==> flow/design.v <==
module baud_gen #(
    parameter DIV_WIDTH = 20
)(
    input  wire                 clk,
    input  wire                 rst_n,
    input  wire [DIV_WIDTH-1:0] divisor,
    output reg                  tick_16x
);
    reg [DIV_WIDTH-1:0] counter;
    always @(posedge clk or negedge rst_n) begin
        if (!rst_n) begin
            counter  <= 0;
            tick_16x <= 0;
        end else begin
            if (divisor <= 1) begin
                tick_16x <= 1'b0;
                counter  <= 0;
            end
            else if (counter == divisor - 1) begin
                tick_16x <= 1'b1;
                counter  <= 0;
            end 
            else begin
                tick_16x <= 1'b0;
                counter  <= counter + 1;
            end
        end
    end
endmodule
module sync_fifo #(
    parameter DATA_WIDTH = 8,
    parameter DEPTH      = 16
)(
    input  wire                  clk,
    input  wire                  rst_n,
    input  wire                  wr_en,
    input  wire [DATA_WIDTH-1:0] din,
    input  wire                  rd_en,
    output wire [DATA_WIDTH-1:0] dout,  
    output wire                  full,
    output wire                  empty
);
    localparam PTR_WIDTH = $clog2(DEPTH);
    reg [DATA_WIDTH-1:0] mem [0:DEPTH-1];
    reg [PTR_WIDTH:0]    count;
    reg [PTR_WIDTH-1:0]  wr_ptr, rd_ptr;
    assign dout  = mem[rd_ptr];
    assign full  = (count == DEPTH);
    assign empty = (count == 0);
    always @(posedge clk or negedge rst_n) begin
        if (!rst_n) begin
            count  <= 0;
            wr_ptr <= 0;
            rd_ptr <= 0;
        end else begin
            case ({wr_en && !full, rd_en && !empty})
                2'b10: begin  
                    mem[wr_ptr] <= din;
                    wr_ptr      <= (wr_ptr == DEPTH-1) ? 0 : wr_ptr + 1;
                    count       <= count + 1;
                end
                2'b01: begin  
                    rd_ptr      <= (rd_ptr == DEPTH-1) ? 0 : rd_ptr + 1;
                    count       <= count - 1;
                end
                2'b11: begin  
                    mem[wr_ptr] <= din;
                    wr_ptr      <= (wr_ptr == DEPTH-1) ? 0 : wr_ptr + 1;
                    rd_ptr      <= (rd_ptr == DEPTH-1) ? 0 : rd_ptr + 1;
                end
                default: ; 
            endcase
        end
    end
endmodule
module uart_tx (
    input  wire       clk,
    input  wire       rst_n,
    input  wire       tx_start,     
    input  wire [7:0] din,          
    input  wire       s_tick,
    output reg        tx_busy,     
    output reg        tx
);
    localparam [1:0] IDLE=0, START=1, DATA=2, STOP=3;
    reg [1:0] state, next_state;
    reg [3:0] s_count;
    reg [2:0] n_count;
    reg [7:0] tx_reg;
    always @(posedge clk or negedge rst_n) begin
        if (!rst_n) begin
            state   <= IDLE;
            s_count <= 0;
            n_count <= 0;
            tx_reg  <= 0;
            tx      <= 1'b1;
        end else begin
            state <= next_state;
            case (state)
                IDLE: begin
                    tx <= 1'b1;
                    if (tx_start) begin
                        tx_reg  <= din;
                        s_count <= 0;
                    end
                end
                START: begin
                    tx <= 1'b0;
                    n_count <= 0; 
                    if (s_tick) s_count <= (s_count == 15) ? 0 : s_count + 1;
                end
                DATA: begin
                    tx <= tx_reg[0];  
                    if (s_tick) begin
                        if (s_count == 15) begin
                            s_count <= 0;
                            tx_reg  <= tx_reg >> 1;
                            if (n_count < 7) n_count <= n_count + 1;
                        end else s_count <= s_count + 1;
                    end
                end
                STOP: begin
                    tx <= 1'b1;
                    if (s_tick) begin
                        if (s_count == 15) s_count <= 0;
                        else s_count <= s_count + 1;
                    end
                end
            endcase
        end
    end
    always @(*) begin
        next_state = state;
        tx_busy    = 1'b1; 
        case (state)
            IDLE: begin
                tx_busy = 1'b0; 
                if (tx_start) next_state = START;
            end
            START: if (s_tick && s_count == 15) next_state = DATA;
            DATA:  if (s_tick && s_count == 15 && n_count == 7) next_state = STOP;
            STOP:  if (s_tick && s_count == 15) next_state = IDLE;
        endcase
    end
endmodule
module uart_rx (
    input  wire       clk,
    input  wire       rst_n,
    input  wire       rx,          
    input  wire       s_tick,
    output reg  [7:0] dout,
    output reg        rx_done_tick
);
    localparam [1:0] IDLE=0, START=1, DATA=2, STOP=3;
    reg [1:0] state, next_state;
    reg [3:0] s_count;
    reg [2:0] n_count;
    reg [7:0] rx_reg;
    always @(posedge clk or negedge rst_n) begin
        if (!rst_n) begin
            state   <= IDLE;
            s_count <= 0;
            n_count <= 0;
            rx_reg  <= 0;
            dout    <= 0;
            rx_done_tick <= 0;
        end else begin
            state <= next_state;
            rx_done_tick <= 1'b0;
            case (state)
                IDLE: if (~rx) s_count <= 0;
                START: begin
                    n_count <= 0;  
                    if (s_tick) s_count <= (s_count == 7) ? 0 : s_count + 1;
                end
                DATA: if (s_tick) begin
                    if (s_count == 15) begin
                        s_count <= 0;
                        rx_reg <= {rx, rx_reg[7:1]};
                        if (n_count < 7) n_count <= n_count + 1;
                    end else s_count <= s_count + 1;
                end
                STOP: if (s_tick) begin
                    if (s_count == 15) begin
                         rx_done_tick <= 1'b1;
                         dout <= rx_reg;
                         s_count <= 0;
                    end else s_count <= s_count + 1;
                end
            endcase
        end
    end
    always @(*) begin
        next_state = state;
        case (state)
            IDLE:  if (~rx) next_state = START;
            START: if (s_tick && s_count == 7) next_state = (~rx) ? DATA : IDLE;
            DATA:  if (s_tick && s_count == 15 && n_count == 7) next_state = STOP;
            STOP:  if (s_tick && s_count == 15) next_state = IDLE;
        endcase
    end
endmodule
    module apb_uart (
    input  wire        pclk,
    input  wire        presetn,
    input  wire [31:0] paddr,
    input  wire        psel,
    input  wire        penable,
    input  wire        pwrite,
    input  wire [31:0] pwdata,
    output reg  [31:0] prdata,
    output wire        pready,
    output wire        pslverr,
    output wire        tx_o,
    input  wire        rx_i
);
    initial begin
        if (16 < 2) $error("FIFO DEPTH must be >= 2");
    end
    wire rst_n = presetn; 
    assign pready  = 1'b1;   
    assign pslverr = 1'b0;
    reg rx_sync1, rx_sync2;
    always @(posedge pclk or negedge rst_n) begin
        if (!rst_n) begin
            rx_sync1 <= 1'b1;
            rx_sync2 <= 1'b1;
        end else begin
            rx_sync1 <= rx_i;
            rx_sync2 <= rx_sync1; 
        end
    end
    reg  [19:0] baud_divisor;
    wire        s_tick;
    wire [7:0]  tx_fifo_out, rx_fifo_out, rx_data_raw;
    wire        tx_full, tx_empty, rx_full, rx_empty;
    wire        rx_done_tick;
    wire        uart_tx_busy;
    reg         tx_fifo_rd_en;
    reg         uart_tx_start;
    reg  [7:0]  uart_tx_data_latched;
    wire wr_en = psel & penable & pwrite;
    wire rd_en = psel & penable & ~pwrite;
    wire [3:0] addr = paddr[3:0];
    localparam [1:0] S_TX_IDLE = 0, S_TX_POP = 1, S_TX_START = 2;
    reg [1:0] tx_fsm_state;
    always @(posedge pclk or negedge rst_n) begin
        if (!rst_n) begin
            tx_fsm_state   <= S_TX_IDLE;
            tx_fifo_rd_en  <= 0;
            uart_tx_start  <= 0;
            uart_tx_data_latched <= 0;
        end else begin
            tx_fifo_rd_en <= 0;
            uart_tx_start <= 0;
            case (tx_fsm_state)
                S_TX_IDLE: begin
                    if (!tx_empty && !uart_tx_busy && !uart_tx_start) begin  
                        tx_fifo_rd_en <= 1; 
                        uart_tx_data_latched <= tx_fifo_out;
                        tx_fsm_state <= S_TX_START;
                    end
                end
                S_TX_START: begin
                    uart_tx_start <= 1; 
                    tx_fsm_state  <= S_TX_IDLE;
                end
                default: tx_fsm_state <= S_TX_IDLE;
            endcase
        end
    end
    always @(posedge pclk or negedge rst_n) begin
        if (!rst_n) baud_divisor <= 20'd325;
        else if (wr_en && addr == 4'h08) baud_divisor <= pwdata[19:0];
    end
    always @(*) begin
        prdata = 32'b0;
        case (addr)
            4'h00: prdata = {24'b0, rx_fifo_out}; 
            4'h04: prdata = {30'b0, rx_empty, tx_full};
            4'h08: prdata = {12'b0, baud_divisor};
            default: prdata = 32'b0;
        endcase
    end
    baud_gen #(.DIV_WIDTH(20)) u_baud (
        .clk(pclk), .rst_n(rst_n),
        .divisor(baud_divisor), .tick_16x(s_tick)
    );
    sync_fifo #(.DATA_WIDTH(8), .DEPTH(16)) u_tx_fifo (
        .clk(pclk), .rst_n(rst_n),
        .wr_en(wr_en && (addr == 4'h00)),
        .din(pwdata[7:0]),
        .rd_en(tx_fifo_rd_en), 
        .dout(tx_fifo_out), 
        .full(tx_full), .empty(tx_empty)
    );
    uart_tx u_tx (
        .clk(pclk), .rst_n(rst_n),
        .tx_start(uart_tx_start),
        .din(uart_tx_data_latched),
        .s_tick(s_tick),
        .tx_busy(uart_tx_busy),
        .tx(tx_o)
    );
    sync_fifo #(.DATA_WIDTH(8), .DEPTH(16)) u_rx_fifo (
        .clk(pclk), .rst_n(rst_n),
        .wr_en(rx_done_tick),
        .din(rx_data_raw),
        .rd_en(rd_en && (addr == 4'h00)),
        .dout(rx_fifo_out),
        .full(rx_full), .empty(rx_empty)
    );
    uart_rx u_rx (
        .clk(pclk), .rst_n(rst_n),
        .rx(rx_sync2), 
        .s_tick(s_tick),
        .dout(rx_data_raw),
        .rx_done_tick(rx_done_tick)
    );
endmodule
-- From RTL to reports: apb_uart
Tool output for the design above, in the order of the flow.
Lines are those of the file above, counted from 1.
A cell with -- has no value.
- design top: apb_uart
- clock: pclk
- standard-cell library: sky130hd
- timing corner: tt_025C_1v80

-- Word-level counts
Yosys after proc, flatten, opt, wreduce and memory -nomap, before mapping. Print and check cells are not counted.
- memory bits (read-only): 0
- noted memory cells: 0
- cells after elaboration: 430
- noted bits in writable memories: 0
- flip-flop bits (word level): 381
- bits of input ports: 70
- latch bits at 0
- output and inout port bits at 35
- noted word width x clocked read ports: 0
- noted reduce/logical cells: 91
- shifts and indexed selects: 0
- bitwise operators: 4
- multipliers at 0
- divide/modulo/power cells at 0
- $lt $le $gt $ge at 3
- equality and inequality tests: 134
- noted multiplexer cells: 126
- noted $add $sub $neg: 14
- operators by type and width (kind ; count):
    8-bit two-way mux ; 67
    8-bit parallel mux with 16-bit select ; 2
    4-bit == test with constant B ; 35
    3-bit AND reduction ; 34
    2-bit by 1-bit != test with 1-bit output with constant B ; 44
    4-bit by 3-bit == test with 1-bit output with constant B ; 18
    4-bit two-way mux ; 18
    20-bit parallel mux with 3-bit select ; 1
    20-bit two-way mux ; 2
    20-bit by 32-bit == test with 1-bit output ; 1
    4-bit by 2-bit == test with 1-bit output with constant B ; 8
    4-bit AND reduction ; 7
    4-bit by 1-bit adder with 4-bit output with constant B ; 6
    4-bit parallel mux with 3-bit select ; 2
    2-bit two-way mux ; 11
    20-bit by 1-bit subtractor with 21-bit output with constant B ; 1
    20-bit by 1-bit adder with 20-bit output with constant B ; 1
    20-bit by 1-bit less-or-equal comparator with 1-bit output with constant B ; 1
    4-bit zero test ; 5
    5-bit parallel mux with 2-bit select ; 2
    2-bit == test with constant B ; 9
    2-bit nonzero test ; 9
    3-bit two-way mux ; 6
    4-bit by 1-bit == test with 1-bit output with constant B ; 4
    8-bit parallel mux with 2-bit select ; 1
    2-bit parallel mux with 4-bit select ; 2
    1-bit logical AND ; 14
    2-bit != test with constant B ; 7
Not listed: further kinds 20, cells in them 54.

-- Logic depth
Longest topological path by Yosys (ltp), each cell counted once; first at word level (registers and memories cut), then after technology mapping (sequential cells cut; the memories' decode and read muxes count).
- noted depth in word-level cells: 8
- ABC_AREA at 0
- noted mapped depth: 13
- noted mapped depth without buffers: 13

-- After synthesis
Yosys stat after the flow's synthesis: flattened, memories mapped to cells. It holds for the ABC_AREA given above (unset counts as 0); a run with the other value may have another netlist.
- noted mapped area: 0.0171427 mm2
- mapped cells at 1340
- noted flip-flops: 384
- noted sequential area: 0.010903 mm2
- buffers: 86
- cells by type (cell ; count ; total area (um2)):
    sky130_fd_sc_hd__edfxtp_1 ; 256 ; 7.69E+03
    sky130_fd_sc_hd__dfrtp_1 ; 118 ; 2.95E+03
    sky130_fd_sc_hd__mux2_2 ; 46 ; 517.997
    sky130_fd_sc_hd__ha_1 ; 37 ; 462.944
    sky130_fd_sc_hd__nand2_1 ; 123 ; 461.693
    sky130_fd_sc_hd__o21ai_0 ; 66 ; 330.317
    sky130_fd_sc_hd__a21oi_1 ; 63 ; 315.302
    sky130_fd_sc_hd__nor2_1 ; 71 ; 266.506
    sky130_fd_sc_hd__a22oi_1 ; 35 ; 262.752
    sky130_fd_sc_hd__dfstp_2 ; 10 ; 262.752
    sky130_fd_sc_hd__xnor2_1 ; 30 ; 262.752
    sky130_fd_sc_hd__nand3_1 ; 43 ; 215.206
    sky130_fd_sc_hd__clkbuf_1 ; 51 ; 191.434
    sky130_fd_sc_hd__xor2_1 ; 21 ; 183.926
    sky130_fd_sc_hd__a222oi_1 ; 18 ; 180.173
    sky130_fd_sc_hd__nor3_1 ; 29 ; 145.139
    sky130_fd_sc_hd__inv_1 ; 38 ; 142.637
    sky130_fd_sc_hd__a221oi_1 ; 16 ; 140.134
Other cell types: 59; their cells: 269.
By module: a second synthesis without flattening, with its own total; a netlist apart from the flattened one above.
- noted cell total of the unflattened synthesis: 1325
- area (unflattened synthesis) at 0.0174855 mm2
Rows give one instance, submodules left out.
- modules (module ; sequential area (mm2) ; times used ; area (mm2) ; cells):
    sync_fifo ; 0.004169 ; 2 ; 0.0058881 ; 402
    baud_gen #(DIV_WIDTH=20) ; 0.0005255 ; 1 ; 0.0016941 ; 193
    apb_uart ; 0.0008346 ; 1 ; 0.0016616 ; 116
    uart_rx ; 0.0007019 ; 1 ; 0.0012399 ; 99
    uart_tx ; 0.000503 ; 1 ; 0.0011136 ; 113

-- Worst setup path after synthesis
Path of least setup slack by OpenSTA after synthesis, without wires, with an ideal clock, recovery checks aside; 20% of the period is set as input and as output delay. Where synthesis merged equal registers, the netlist keeps one of their names.
- path type: input to register
- start point: input paddr[1]
- end point: register u_rx_fifo.mem[2][0]
- stages: 8
- clock period: 6.0 ns
- noted data arrival time: 3.649 ns
- slack at 1.967 ns
- setup time at 0.383 ns
- buffers on the path at 1
- input delay at 1.200 ns
- launch time at the first pin: 1.200 ns
- path delay at 2.832 ns
- required time at 5.617 ns
- synthesis period reached at 4.033 ns
"path delay" = arrival - input delay + setup time.
"stages": output pins that drive a net of the path, with the launching flip-flop's if there is one; two outputs of one cell count as two.
"synthesis period reached" = period - worst setup slack (recovery checks aside). The figure is calculated, with input and output delays left at 20% of the set period.
Between the ends stands the longest chain of elaborated cells between them, by number of cells; it is not shown to be the way that was timed. Of several equally long chains one is given.
A line is the first line of the expression or statement that the cell stems from. Yosys adds cells for indexed reads and writes and turns some case tables into memories.
The path ends at the enable pin of a flip-flop; only ways to that pin are counted.
- cells stage by stage: sky130_fd_sc_hd__nor2_1 -> sky130_fd_sc_hd__nand2_1 -> sky130_fd_sc_hd__nor4_1 -> sky130_fd_sc_hd__ha_1 -> sky130_fd_sc_hd__or2_2 -> sky130_fd_sc_hd__buf_1 -> sky130_fd_sc_hd__nand3_1 -> sky130_fd_sc_hd__nor3_1
- cells in the longest elaborated chain: 7
- noted elaborated cells on any way between the ends: 9
- classes of those cells: eq/ne (3); reduce/logical (6)
- RTL lines, path post-synthesis (element ; line ; RTL):
    from (decl) ; 206 ; input  wire [31:0] paddr,
    4-bit zero test ; 309 ; .rd_en(rd_en && (addr == 4'h00)),
    1-bit logical AND ; 309 ;
    1-bit logical AND ; 56 ; case ({wr_en && !full, rd_en && !empty})
    2-bit == test ; 56 ;
    2-bit OR reduction ; -- ;
    2-bit by 1-bit != test with 1-bit output ; -- ;
    3-bit AND reduction ; -- ;
    to (assign) ; 58 ; mem[wr_ptr] <= din;
    to (assign) ; 67 ; mem[wr_ptr] <= din;
    to (decl) ; 44 ; reg [DATA_WIDTH-1:0] mem [0:DEPTH-1];

-- Timing after layout
Path of least setup slack in the final report of run 1 (OpenROAD, finished layout, wires in). Where an end is a register, its clock arrival counts in the times.
- path type: register to output
- start point: register u_rx_fifo.rd_ptr[0]
- end point: output prdata[3]
- noted data arrival time: 3.60 ns
- slack at 1.20 ns
- required time at 4.80 ns
- stages: 10
- buffers on the path at 1
- noted output delay: 1.20 ns
- clock period: 6.0 ns
- launch time at the first pin: 0.57 ns
Between the ends stands the longest chain of elaborated cells between them, by number of cells; it is not shown to be the way that was timed. Of several equally long chains one is given.
At most two assigning lines are given for a register; there are more.
- cells stage by stage: sky130_fd_sc_hd__dfrtp_1 -> sky130_fd_sc_hd__inv_1 -> sky130_fd_sc_hd__ha_1 -> sky130_fd_sc_hd__nor3_1 -> sky130_fd_sc_hd__nand2_1 -> sky130_fd_sc_hd__o21ai_0 -> sky130_fd_sc_hd__a221o_1 -> sky130_fd_sc_hd__o221ai_1 -> sky130_fd_sc_hd__nand2_1 -> sky130_fd_sc_hd__clkdlybuf4s50_1
- cells in the longest elaborated chain: 3
- noted elaborated cells on any way between the ends: 18
- classes of those cells: eq/ne (15); mux (2); reduce/logical (1)
- RTL lines, path after layout (element ; line ; RTL):
    from (decl) ; 46 ; reg [PTR_WIDTH-1:0]  wr_ptr, rd_ptr;
    from (assign) ; 63 ; rd_ptr      <= (rd_ptr == DEPTH-1) ? 0 : rd_ptr + 1;
    from (assign) ; 69 ; rd_ptr      <= (rd_ptr == DEPTH-1) ? 0 : rd_ptr + 1;
    4-bit == test ; 47 ; assign dout  = mem[rd_ptr];
    8-bit parallel mux with 16-bit select ; 47 ;
    20-bit parallel mux with 3-bit select ; 278 ; case (addr)
    to (decl) ; 211 ; output reg  [31:0] prdata,

--- measured runs ---
Below are 6 stored runs of the flow (Yosys, OpenROAD; platform sky130hd) on apb_uart, each with its settings and what was measured, unordered. Constraints: input delay and output delay 20% of the set period each, output load 0.01 pF.
"period achieved" is the run's clock period less its worst setup slack. It is reckoned from that one timing run; input and output delays stay at 20% of the period that was set.
By "worst path time" is meant the share of the clock period that the worst setup path is allowed (20% is reserved at inputs, 20% at outputs), minus its slack. Clock arrival times at its registers enter into it.
"power" rests on the timing tool's default activity at the inputs, not on a simulated workload.

Run 1
Settings were CELL_PAD_IN_SITES_GLOBAL_PLACEMENT = 0; CORE_ASPECT_RATIO = 1.08; CORE_UTILIZATION = 40; PLACE_DENSITY_LB_ADDON = 0.11; SETUP_SLACK_MARGIN = 0.77; period_ns = 6.0; CAP_MARGIN = 20; CORE_MARGIN = 2; SLEW_MARGIN = 20
- noted the post-route utilization: 0.468
- standard-cell area after layout: 0.0197489 mm2
- noted the setup slack of the worst path: 1.203 ns
- period achieved at 4.797 ns
- area inside the die boundary at 0.0445303 mm2
- noted the worst path time: 3.60 ns
- worst setup path kind: register to output
- synthesized cell area: 0.0171427 mm2
- noted the power: 7103 uW
- setup TNS at 0.000 ns

Run 2
Settings were ABC_AREA = 1; CELL_PAD_IN_SITES_GLOBAL_PLACEMENT = 3; CORE_ASPECT_RATIO = 0.81; CORE_UTILIZATION = 17; GPL_ROUTABILITY_DRIVEN = 0; GPL_TIMING_DRIVEN = 0; HOLD_SLACK_MARGIN = 0.1; PLACE_DENSITY_LB_ADDON = 0.14; TNS_END_PERCENT = 60; period_ns = 7.75; CAP_MARGIN = 20; CORE_MARGIN = 2; SLEW_MARGIN = 20
- noted the post-route utilization: 0.21
- standard-cell area after layout: 0.0211803 mm2
- noted the setup slack of the worst path: 1.763 ns
- period achieved at 5.987 ns
- area inside the die boundary at 0.10405 mm2
- noted the worst path time: 2.89 ns
- worst setup path kind: input to output
- synthesized cell area: 0.0172503 mm2
- noted the power: 5399 uW
- setup TNS at 0.000 ns

Run 3
Settings were CORE_UTILIZATION = 40; SETUP_SLACK_MARGIN = 0.46; period_ns = 4.88; CAP_MARGIN = 20; CORE_MARGIN = 2; SLEW_MARGIN = 20
- noted the post-route utilization: 0.466
- standard-cell area after layout: 0.0196176 mm2
- noted the setup slack of the worst path: 0.562 ns
- period achieved at 4.318 ns
- area inside the die boundary at 0.0445294 mm2
- noted the worst path time: 3.34 ns
- worst setup path kind: register to output
- synthesized cell area: 0.0171427 mm2
- noted the power: 8420 uW
- setup TNS at 0.000 ns

Run 4
Settings were ABC_AREA = 1; CELL_PAD_IN_SITES_GLOBAL_PLACEMENT = 3; CORE_ASPECT_RATIO = 1.57; CORE_UTILIZATION = 49; GPL_ROUTABILITY_DRIVEN = 0; GPL_TIMING_DRIVEN = 0; HOLD_SLACK_MARGIN = 0.1; MIN_ROUTING_LAYER = met2; PLACE_DENSITY_LB_ADDON = 0.14; TNS_END_PERCENT = 60; period_ns = 7.75; CAP_MARGIN = 20; CORE_MARGIN = 2; SLEW_MARGIN = 20
- not finished: placement ended with error FLW-0024

Run 5
Settings were ABC_AREA = 1; CELL_PAD_IN_SITES_GLOBAL_PLACEMENT = 3; CORE_ASPECT_RATIO = 1.57; CORE_MARGIN = 3; CORE_UTILIZATION = 49; GPL_ROUTABILITY_DRIVEN = 1; GPL_TIMING_DRIVEN = 1; HOLD_SLACK_MARGIN = 0.1; MAX_ROUTING_LAYER = met4; MIN_ROUTING_LAYER = met2; PLACE_DENSITY_LB_ADDON = 0.05; SETUP_SLACK_MARGIN = 0.49; SLEW_MARGIN = 10; TNS_END_PERCENT = 60; period_ns = 7.75; CAP_MARGIN = 20
- not finished: placement ended with error FLW-0024

Run 6
Settings were CELL_PAD_IN_SITES_GLOBAL_PLACEMENT = 0; CORE_ASPECT_RATIO = 1.08; CORE_UTILIZATION = 40; CTS_CLUSTER_DIAMETER = 60; CTS_CLUSTER_SIZE = 62; PLACE_DENSITY_LB_ADDON = 0.07; SETUP_SLACK_MARGIN = 0.77; SLEW_MARGIN = 35; period_ns = 3.38; CAP_MARGIN = 20; CORE_MARGIN = 2
- noted the post-route utilization: 0.518
- standard-cell area after layout: 0.0218234 mm2
- noted the setup slack of the worst path: -0.074 ns
- period achieved at 3.454 ns
- area inside the die boundary at 0.0445303 mm2
- noted the worst path time: 2.78 ns
- worst setup path kind: register to output
- synthesized cell area: 0.0171427 mm2
- noted the power: 12571 uW
- setup TNS at -0.218 ns
--- end ---
